==> flow/design.v <==
module ALU(
    input logic CLK,
    input logic RST,
    input logic ACT,
    input logic[3:0]  OP,
    input logic[1:0]  MOVI,
    input logic[31:0] REG_A,
    input logic[31:0] REG_B,
    input logic[31:0] MEM,
    input logic[31:0] IMM,
    output logic[31:0] DATA,
    output logic       RDY,
    output logic       VLD
);
    typedef enum logic [1:0] {
        INIT,
        FIRST_STAGE,
        MUL_FIRST_STAGE,
        MUL_SECOND_STAGE
    } state_type;
    state_type state_curr;
    state_type state_next;
    logic[31:0] operand_A;
    logic[31:0] operand_B;
    logic[31:0] norm_res;
    logic[31:0] norm_reg;
    logic[63:0] mult_res;
    logic       mult_req;
    always_comb begin
        case (state_curr)
            INIT:
                if (ACT) begin
                    if (mult_req)
                        state_next = MUL_FIRST_STAGE;
                    else
                        state_next = FIRST_STAGE;
                end else
                     state_next = INIT;
            FIRST_STAGE:      state_next = INIT;
            MUL_FIRST_STAGE:  state_next = MUL_SECOND_STAGE;
            MUL_SECOND_STAGE: state_next = INIT;
        endcase
    end
    always_ff @(posedge CLK) begin
        if (RST) begin
            state_curr  <= INIT;
        end else begin
            state_curr <= state_next;
            if (state_next == MUL_FIRST_STAGE)
                mult_res <= operand_A * operand_B;
            if (state_next == FIRST_STAGE)
                norm_reg <= norm_res;
        end
    end
    always_comb begin
        case (state_curr)
            INIT:             DATA = 32'b0;
            FIRST_STAGE:      DATA = norm_reg;
            MUL_FIRST_STAGE:  DATA = mult_res[31:0];
            MUL_SECOND_STAGE: DATA = mult_res[63:32];
        endcase
    end
    assign operand_A = REG_A;
    assign VLD = (state_curr != INIT) & ~RST;
    assign RDY = state_curr == INIT;
    always_comb begin
        case (MOVI)
            2'b00:   operand_B = REG_B;
            2'b01:   operand_B = MEM;
            2'b10:   operand_B = IMM;
            default: operand_B = '0;
        endcase
    end
    always_comb begin
        norm_res = 32'b0;
        mult_req = 0;
        if (RDY) begin
            case (OP)
                4'b0000: norm_res = operand_A + operand_B;             
                4'b0001: norm_res = operand_A - operand_B;             
                4'b0010: mult_req = 1;                                 
                4'b0011: norm_res = {1'b0, operand_B[31:1]};           
                4'b0100: norm_res = {operand_B[30:0], 1'b0};           
                4'b0101: norm_res = {operand_B[0], operand_B[31:1]};   
                4'b0110: norm_res = {operand_B[30:0], operand_B[31]};  
                4'b0111: norm_res = ~operand_B;                        
                4'b1000: norm_res = operand_A & operand_B;             
                4'b1001: norm_res = operand_A | operand_B;             
                4'b1010: norm_res = operand_A ^ operand_B;             
                4'b1011: norm_res = ~(operand_A & operand_B);          
                4'b1100: norm_res = ~(operand_A | operand_B);          
                4'b1101: norm_res = ~(operand_A ^ operand_B);          
                4'b1110: norm_res = operand_B + 1;                     
                4'b1111: norm_res = operand_B - 1;                     
            endcase
        end
    end
endmodule
======== Step by step through the tools: ALU ========
What the tools print for ALU, step after step.
Line numbers count from 1 in the design file above.
Library cell names are shortened.
Not given: --
inputs
  top ..................................... ALU
  clock port .............................. CLK
  library ................................. sky130hd
  timing corner ........................... tt_025C_1v80

======== After elaboration ========
Yosys after proc, flatten, opt, wreduce and memory -nomap, before mapping. Memory bits, and registers merged into a memory's read port (data or address), are not among the register bits. Print and check cells are not counted. Equal cells are merged and count once.
word-level totals
  register bits ........................... 98
  bits in latches ......................... 0
  memory bits (writable) .................. 0
  ROM bits ................................ 0
  word width x clocked read ports ......... 0
  memories kept ........................... 0
  input bits .............................. 137
  output and inout bits ................... 34
  elaborated cells ........................ 55
cells by class
  add/sub/neg operators ................... 4
  multiply operators ...................... 1
  divide/modulo/power cells ............... 0
  order comparisons ....................... 0
  eq/ne operators ......................... 22
  shift-type cells ........................ 0
  multiplexer cells ....................... 8
  bitwise gates (word level) .............. 9
  reduce/logical cells .................... 8
operator list
  kind                                         count
  multiplier 32 x 32 -> 64 bit                 1
  parallel mux 32 bit (select 16 bit)          1
  NOT 32 bit                                   4
  parallel mux 32 bit (select 4 bit)           1
  parallel mux 32 bit (select 3 bit)           1
  adder 32 x 1 -> 32 bit with constant B       1
  subtractor 32 x 1 -> 32 bit with constant B  1
  adder 32 bit                                 1
  subtractor 32 bit                            1
  AND 32 bit                                   1
  bitwise OR 32 bit                            1
  XOR 32 bit                                   1
  == test 4 bit with constant B                8
  == test 4 x 3 -> 1 bit with constant B       4
  OR reduction 15 bit                          1
  == test 2 bit with constant B                4
  == test 4 x 2 -> 1 bit with constant B       2
  == test 2 x 1 -> 1 bit with constant B       3
  parallel mux 2 bit (select 3 bit)            1
  zero test 2 bit                              2
  AND reduction 2 bit                          2
  == test 4 x 1 -> 1 bit with constant B       1
  zero test 4 bit                              1
  two-way mux 2 bit                            2
  nonzero test 2 bit                           1
  OR reduction 2 bit                           1
  parallel mux 1 bit (select 2 bit)            1
  AND 1 bit                                    1
Not listed: further kinds 2, cells in them 2.

======== Longest topological paths ========
Longest topological path by Yosys (ltp), each cell counted once; first at word level (registers and memories cut), then after technology mapping (sequential cells cut; the memories' decode and read muxes count).
logic depth
  depth in word-level cells ............... 9
  ABC_AREA ................................ 1
  depth in mapped cells ................... 39
  gate-level depth less buffers ........... 36

======== Synthesis result ========
Yosys stat after the flow's synthesis: flattened, memories mapped to cells. It holds for the ABC_AREA given above (unset counts as 0); a run with the other value may have another netlist.
cells by type
  cell      count  total area (um2)
  fa_1      897    1.8E+04
  inv_1     1807   6.78E+03
  nand2_1   1748   6.56E+03
  ha_1      392    4.9E+03
  edfxtp_1  96     2.88E+03
  nor2_1    320    1.2E+03
  a21oi_1   202    1010.97
  nand3_1   197    985.946
  o21ai_0   165    825.792
  clkbuf_1  163    611.837
  xor2_1    61     534.262
  buf_2     75     375.36
  o22ai_1   45     281.52
  nand4_1   35     218.96
  o21bai_1  25     187.68
  o211ai_1  23     172.666
  nor3_1    28     140.134
  xnor2_1   16     140.134
Not listed: further types 38, cells in them 246.
synthesis totals
  cell count .............................. 6541
  mapped area ............................. 47481.8 um2
  sequential part of the area ............. 2922.8 um2
  mapped flip-flops ....................... 98
  buffers ................................. 282

======== Timing after synthesis ========
OpenSTA on the mapped netlist: ideal clock, no wires. The path of least setup slack (recovery checks aside). Input and output delay are each 20% of the period. Register names are those of the netlist, which keeps one name where synthesis merged equal registers.
timing after synthesis
  path type ............................... input-to-reg
  from .................................... in MOVI[1]
  to ...................................... reg mult_res[62]
  period .................................. 10.5 ns
  external input delay .................... 2.100 ns
  setup time .............................. 0.252 ns
  launch time at the first pin ............ 2.100 ns
  data arrival time ....................... 8.722 ns
  required time ........................... 10.248 ns
  slack ................................... 1.525 ns
  path delay .............................. 6.874 ns
  stages .................................. 31
  buffers on the path ..................... 2
  synthesis period reached ................ 8.975 ns
"path delay" = arrival - input delay + setup time.
"stages" counts driving pins, that of a launching flip-flop among them; a cell with two outputs on the path counts twice.
"synthesis period reached" is the clock period less the worst setup slack; recovery checks do not enter. This is arithmetic on one report: input and output delays are still those of the set period (20% each).
The rows between start and end are the longest chain of elaborated cells between them; the timing report does not say that the signal goes this way. Where chains are equally long, one stands for them.
A line is the first line of the expression or statement that the cell stems from. Yosys adds cells for indexed reads and writes and turns some case tables into memories.
on the way, after synthesis
  cell sequence ........................... nor2_2 -> buf_2 -> nand2_1 -> nand2_4 -> clkbuf_1 -> ha_1 -> inv_1 -> xor2_1 -> ha_1 -> a31o_2 -> fa_1 -> inv_1 -> fa_1 -> fa_1 -> inv_1 -> fa_1 -> fa_1 -> fa_1 -> inv_1 -> fa_1 -> inv_1 -> ha_1 -> nand2_1 -> nor2_1 -> inv_1 -> nor2_1 -> nand2_1 -> o21ai_1 -> nand3_1 -> nand3_1 -> nand2_1
  cells in the longest elaborated chain ... 3
  elaborated cells between the ends (all ways) .. 5
  RTL lines with such cells ............... 2
  classes of those cells .................. 1 x mul; 2 x eq/ne; 1 x mux; 1 x reduce/logical
ends and longest elaborated chain, after synthesis
  item                                RTL line  RTL
  from (decl)                         6         input logic[1:0]  MOVI,
  == test 2 bit                       67        case (MOVI)
  parallel mux 32 bit (select 3 bit)  67
  multiplier 32 x 32 -> 64 bit        50        mult_res <= operand_A * operand_B;
  to (assign)                         50
  to (decl)                           27        logic[63:0] mult_res;

======== Worst path after layout ========
From the final timing report of job 1: the path of least setup slack in the routed layout; clock arrival at registers is part of the times.
timing after layout
  path type ............................... input-to-reg
  from .................................... in MOVI[0]
  to ...................................... reg mult_res[44]
  period .................................. 10.5 ns
  external input delay .................... 2.10 ns
  setup time .............................. 0.27 ns
  launch time at the first pin ............ 2.10 ns
  data arrival time ....................... 10.28 ns
  required time ........................... 10.59 ns
  slack ................................... 0.30 ns
  stages .................................. 32
  buffers on the path ..................... 2
The rows between start and end are the longest chain of elaborated cells between them; the timing report does not say that the signal goes this way. Where chains are equally long, one stands for them.
on the way, after layout
  cell sequence ........................... clkdlybuf4s50_1 -> inv_1 -> nand2_2 -> inv_2 -> a22o_1 -> a21oi_2 -> inv_2 -> buf_12 -> nand2_1 -> inv_1 -> fa_1 -> fa_1 -> inv_1 -> fa_1 -> fa_1 -> inv_1 -> fa_1 -> fa_1 -> fa_1 -> inv_1 -> fa_1 -> inv_1 -> ha_1 -> nand2_1 -> nor2_1 -> inv_1 -> o21ai_0 -> inv_1 -> nand2_1 -> nand2_1 -> nand3_1 -> nand2_1
  cells in the longest elaborated chain ... 3
  elaborated cells between the ends (all ways) .. 5
  RTL lines with such cells ............... 2
  classes of those cells .................. 1 x mul; 2 x eq/ne; 1 x mux; 1 x reduce/logical
ends and longest elaborated chain, after layout
  item                                RTL line  RTL
  from (decl)                         6         input logic[1:0]  MOVI,
  == test 2 bit                       67        case (MOVI)
  parallel mux 32 bit (select 3 bit)  67
  multiplier 32 x 32 -> 64 bit        50        mult_res <= operand_A * operand_B;
  to (assign)                         50
  to (decl)                           27        logic[63:0] mult_res;

==> runs of ALU <==
Top module ALU; platform sky130hd; tools Yosys and OpenROAD; 3 stored runs in no particular order. Input and output delays are each 20% of the period that was set; the output load is 0.01 pF.
By "achieved clock period (ns)" is meant the clock period of the run minus its worst setup slack. This is arithmetic on one report: input and output delays are still those of the set period (20% each).

Flow files of job 1
==> flow/run.sh <==
#!/bin/bash
# the make line also repeats the synthesis and layout settings of config.mk as NAME=value (left out here)
make -C /OpenROAD-flow-scripts/flow DESIGN_CONFIG=/design/flow/config.mk WORK_HOME=/design/flow/orfs CLKGATE_MAP_FILE= finish
==> flow/config.mk <==
export PLATFORM = sky130hd
export DESIGN_NAME = ALU
export DESIGN_NICKNAME = ALU
export VERILOG_FILES = /design/flow/design.v
export SDC_FILE = /design/flow/constraint.sdc
export NUM_CORES = 4
export LEC_CHECK = 0
export ABC_AREA = 1
export CAP_MARGIN = 35
export CELL_PAD_IN_SITES_DETAIL_PLACEMENT = 1
export CORE_ASPECT_RATIO = 0.94
export CORE_MARGIN = 2
export CORE_UTILIZATION = 40
export GPL_TIMING_DRIVEN = 1
export SLEW_MARGIN = 20
==> flow/constraint.sdc <==
create_clock -name core_clock -period 10.5 [get_ports {CLK}]
set_input_delay 2.1000 -clock core_clock [delete_from_list [all_inputs] [get_ports {CLK}]]
set_output_delay 2.1000 -clock core_clock [all_outputs]
set_load 0.01 [all_outputs]

report of job 1
yosys chip area after synthesis (um^2): 47481.8
finish__design__die__area: 121478.0
finish__design__instance__area__stdcell: 52106.2
finish__timing__setup__ws: 0.303
finish__timing__setup__tns: 0.000
achieved clock period (ns): 10.197

Flow files of job 2
==> flow/run.sh <==
#!/bin/bash
# the make line also repeats the synthesis and layout settings of config.mk as NAME=value (left out here)
make -C /OpenROAD-flow-scripts/flow DESIGN_CONFIG=/design/flow/config.mk WORK_HOME=/design/flow/orfs CLKGATE_MAP_FILE= finish
==> flow/config.mk <==
export PLATFORM = sky130hd
export DESIGN_NAME = ALU
export DESIGN_NICKNAME = ALU
export VERILOG_FILES = /design/flow/design.v
export SDC_FILE = /design/flow/constraint.sdc
export NUM_CORES = 4
export LEC_CHECK = 0
export ABC_AREA = 1
export CAP_MARGIN = 20
export CELL_PAD_IN_SITES_DETAIL_PLACEMENT = 1
export CELL_PAD_IN_SITES_GLOBAL_PLACEMENT = 3
export CORE_ASPECT_RATIO = 0.67
export CORE_MARGIN = 2
export CORE_UTILIZATION = 58
export CTS_CLUSTER_DIAMETER = 136
export CTS_CLUSTER_SIZE = 25
export GPL_ROUTABILITY_DRIVEN = 0
export GPL_TIMING_DRIVEN = 0
export HOLD_SLACK_MARGIN = 0.29
export PLACE_DENSITY = 0.77
export SETUP_SLACK_MARGIN = 3.09
export SLEW_MARGIN = 15
export TNS_END_PERCENT = 90
==> flow/constraint.sdc <==
create_clock -name core_clock -period 10.5 [get_ports {CLK}]
set_input_delay 2.1000 -clock core_clock [delete_from_list [all_inputs] [get_ports {CLK}]]
set_output_delay 2.1000 -clock core_clock [all_outputs]
set_load 0.01 [all_outputs]

report of job 2: did not finish, place, GPL-0301

Flow files of job 3
==> flow/run.sh <==
#!/bin/bash
# the make line also repeats the synthesis and layout settings of config.mk as NAME=value (left out here)
make -C /OpenROAD-flow-scripts/flow DESIGN_CONFIG=/design/flow/config.mk WORK_HOME=/design/flow/orfs CLKGATE_MAP_FILE= finish
==> flow/config.mk <==
export PLATFORM = sky130hd
export DESIGN_NAME = ALU
export DESIGN_NICKNAME = ALU
export VERILOG_FILES = /design/flow/design.v
export SDC_FILE = /design/flow/constraint.sdc
export NUM_CORES = 4
export LEC_CHECK = 0
export CAP_MARGIN = 10
export CELL_PAD_IN_SITES_GLOBAL_PLACEMENT = 3
export CORE_ASPECT_RATIO = 0.55
export CORE_MARGIN = 2
export CORE_UTILIZATION = 15
export PLACE_DENSITY_LB_ADDON = 0.0
export SETUP_SLACK_MARGIN = -0.18
export SLEW_MARGIN = 10
==> flow/constraint.sdc <==
create_clock -name core_clock -period 7.28 [get_ports {CLK}]
set_input_delay 1.4560 -clock core_clock [delete_from_list [all_inputs] [get_ports {CLK}]]
set_output_delay 1.4560 -clock core_clock [all_outputs]
set_load 0.01 [all_outputs]

report of job 3
yosys chip area after synthesis (um^2): 43784.5
finish__design__die__area: 296430.0
finish__design__instance__area__stdcell: 64971.1
finish__timing__setup__ws: -1.965
finish__timing__setup__tns: -74.179
achieved clock period (ns): 9.245
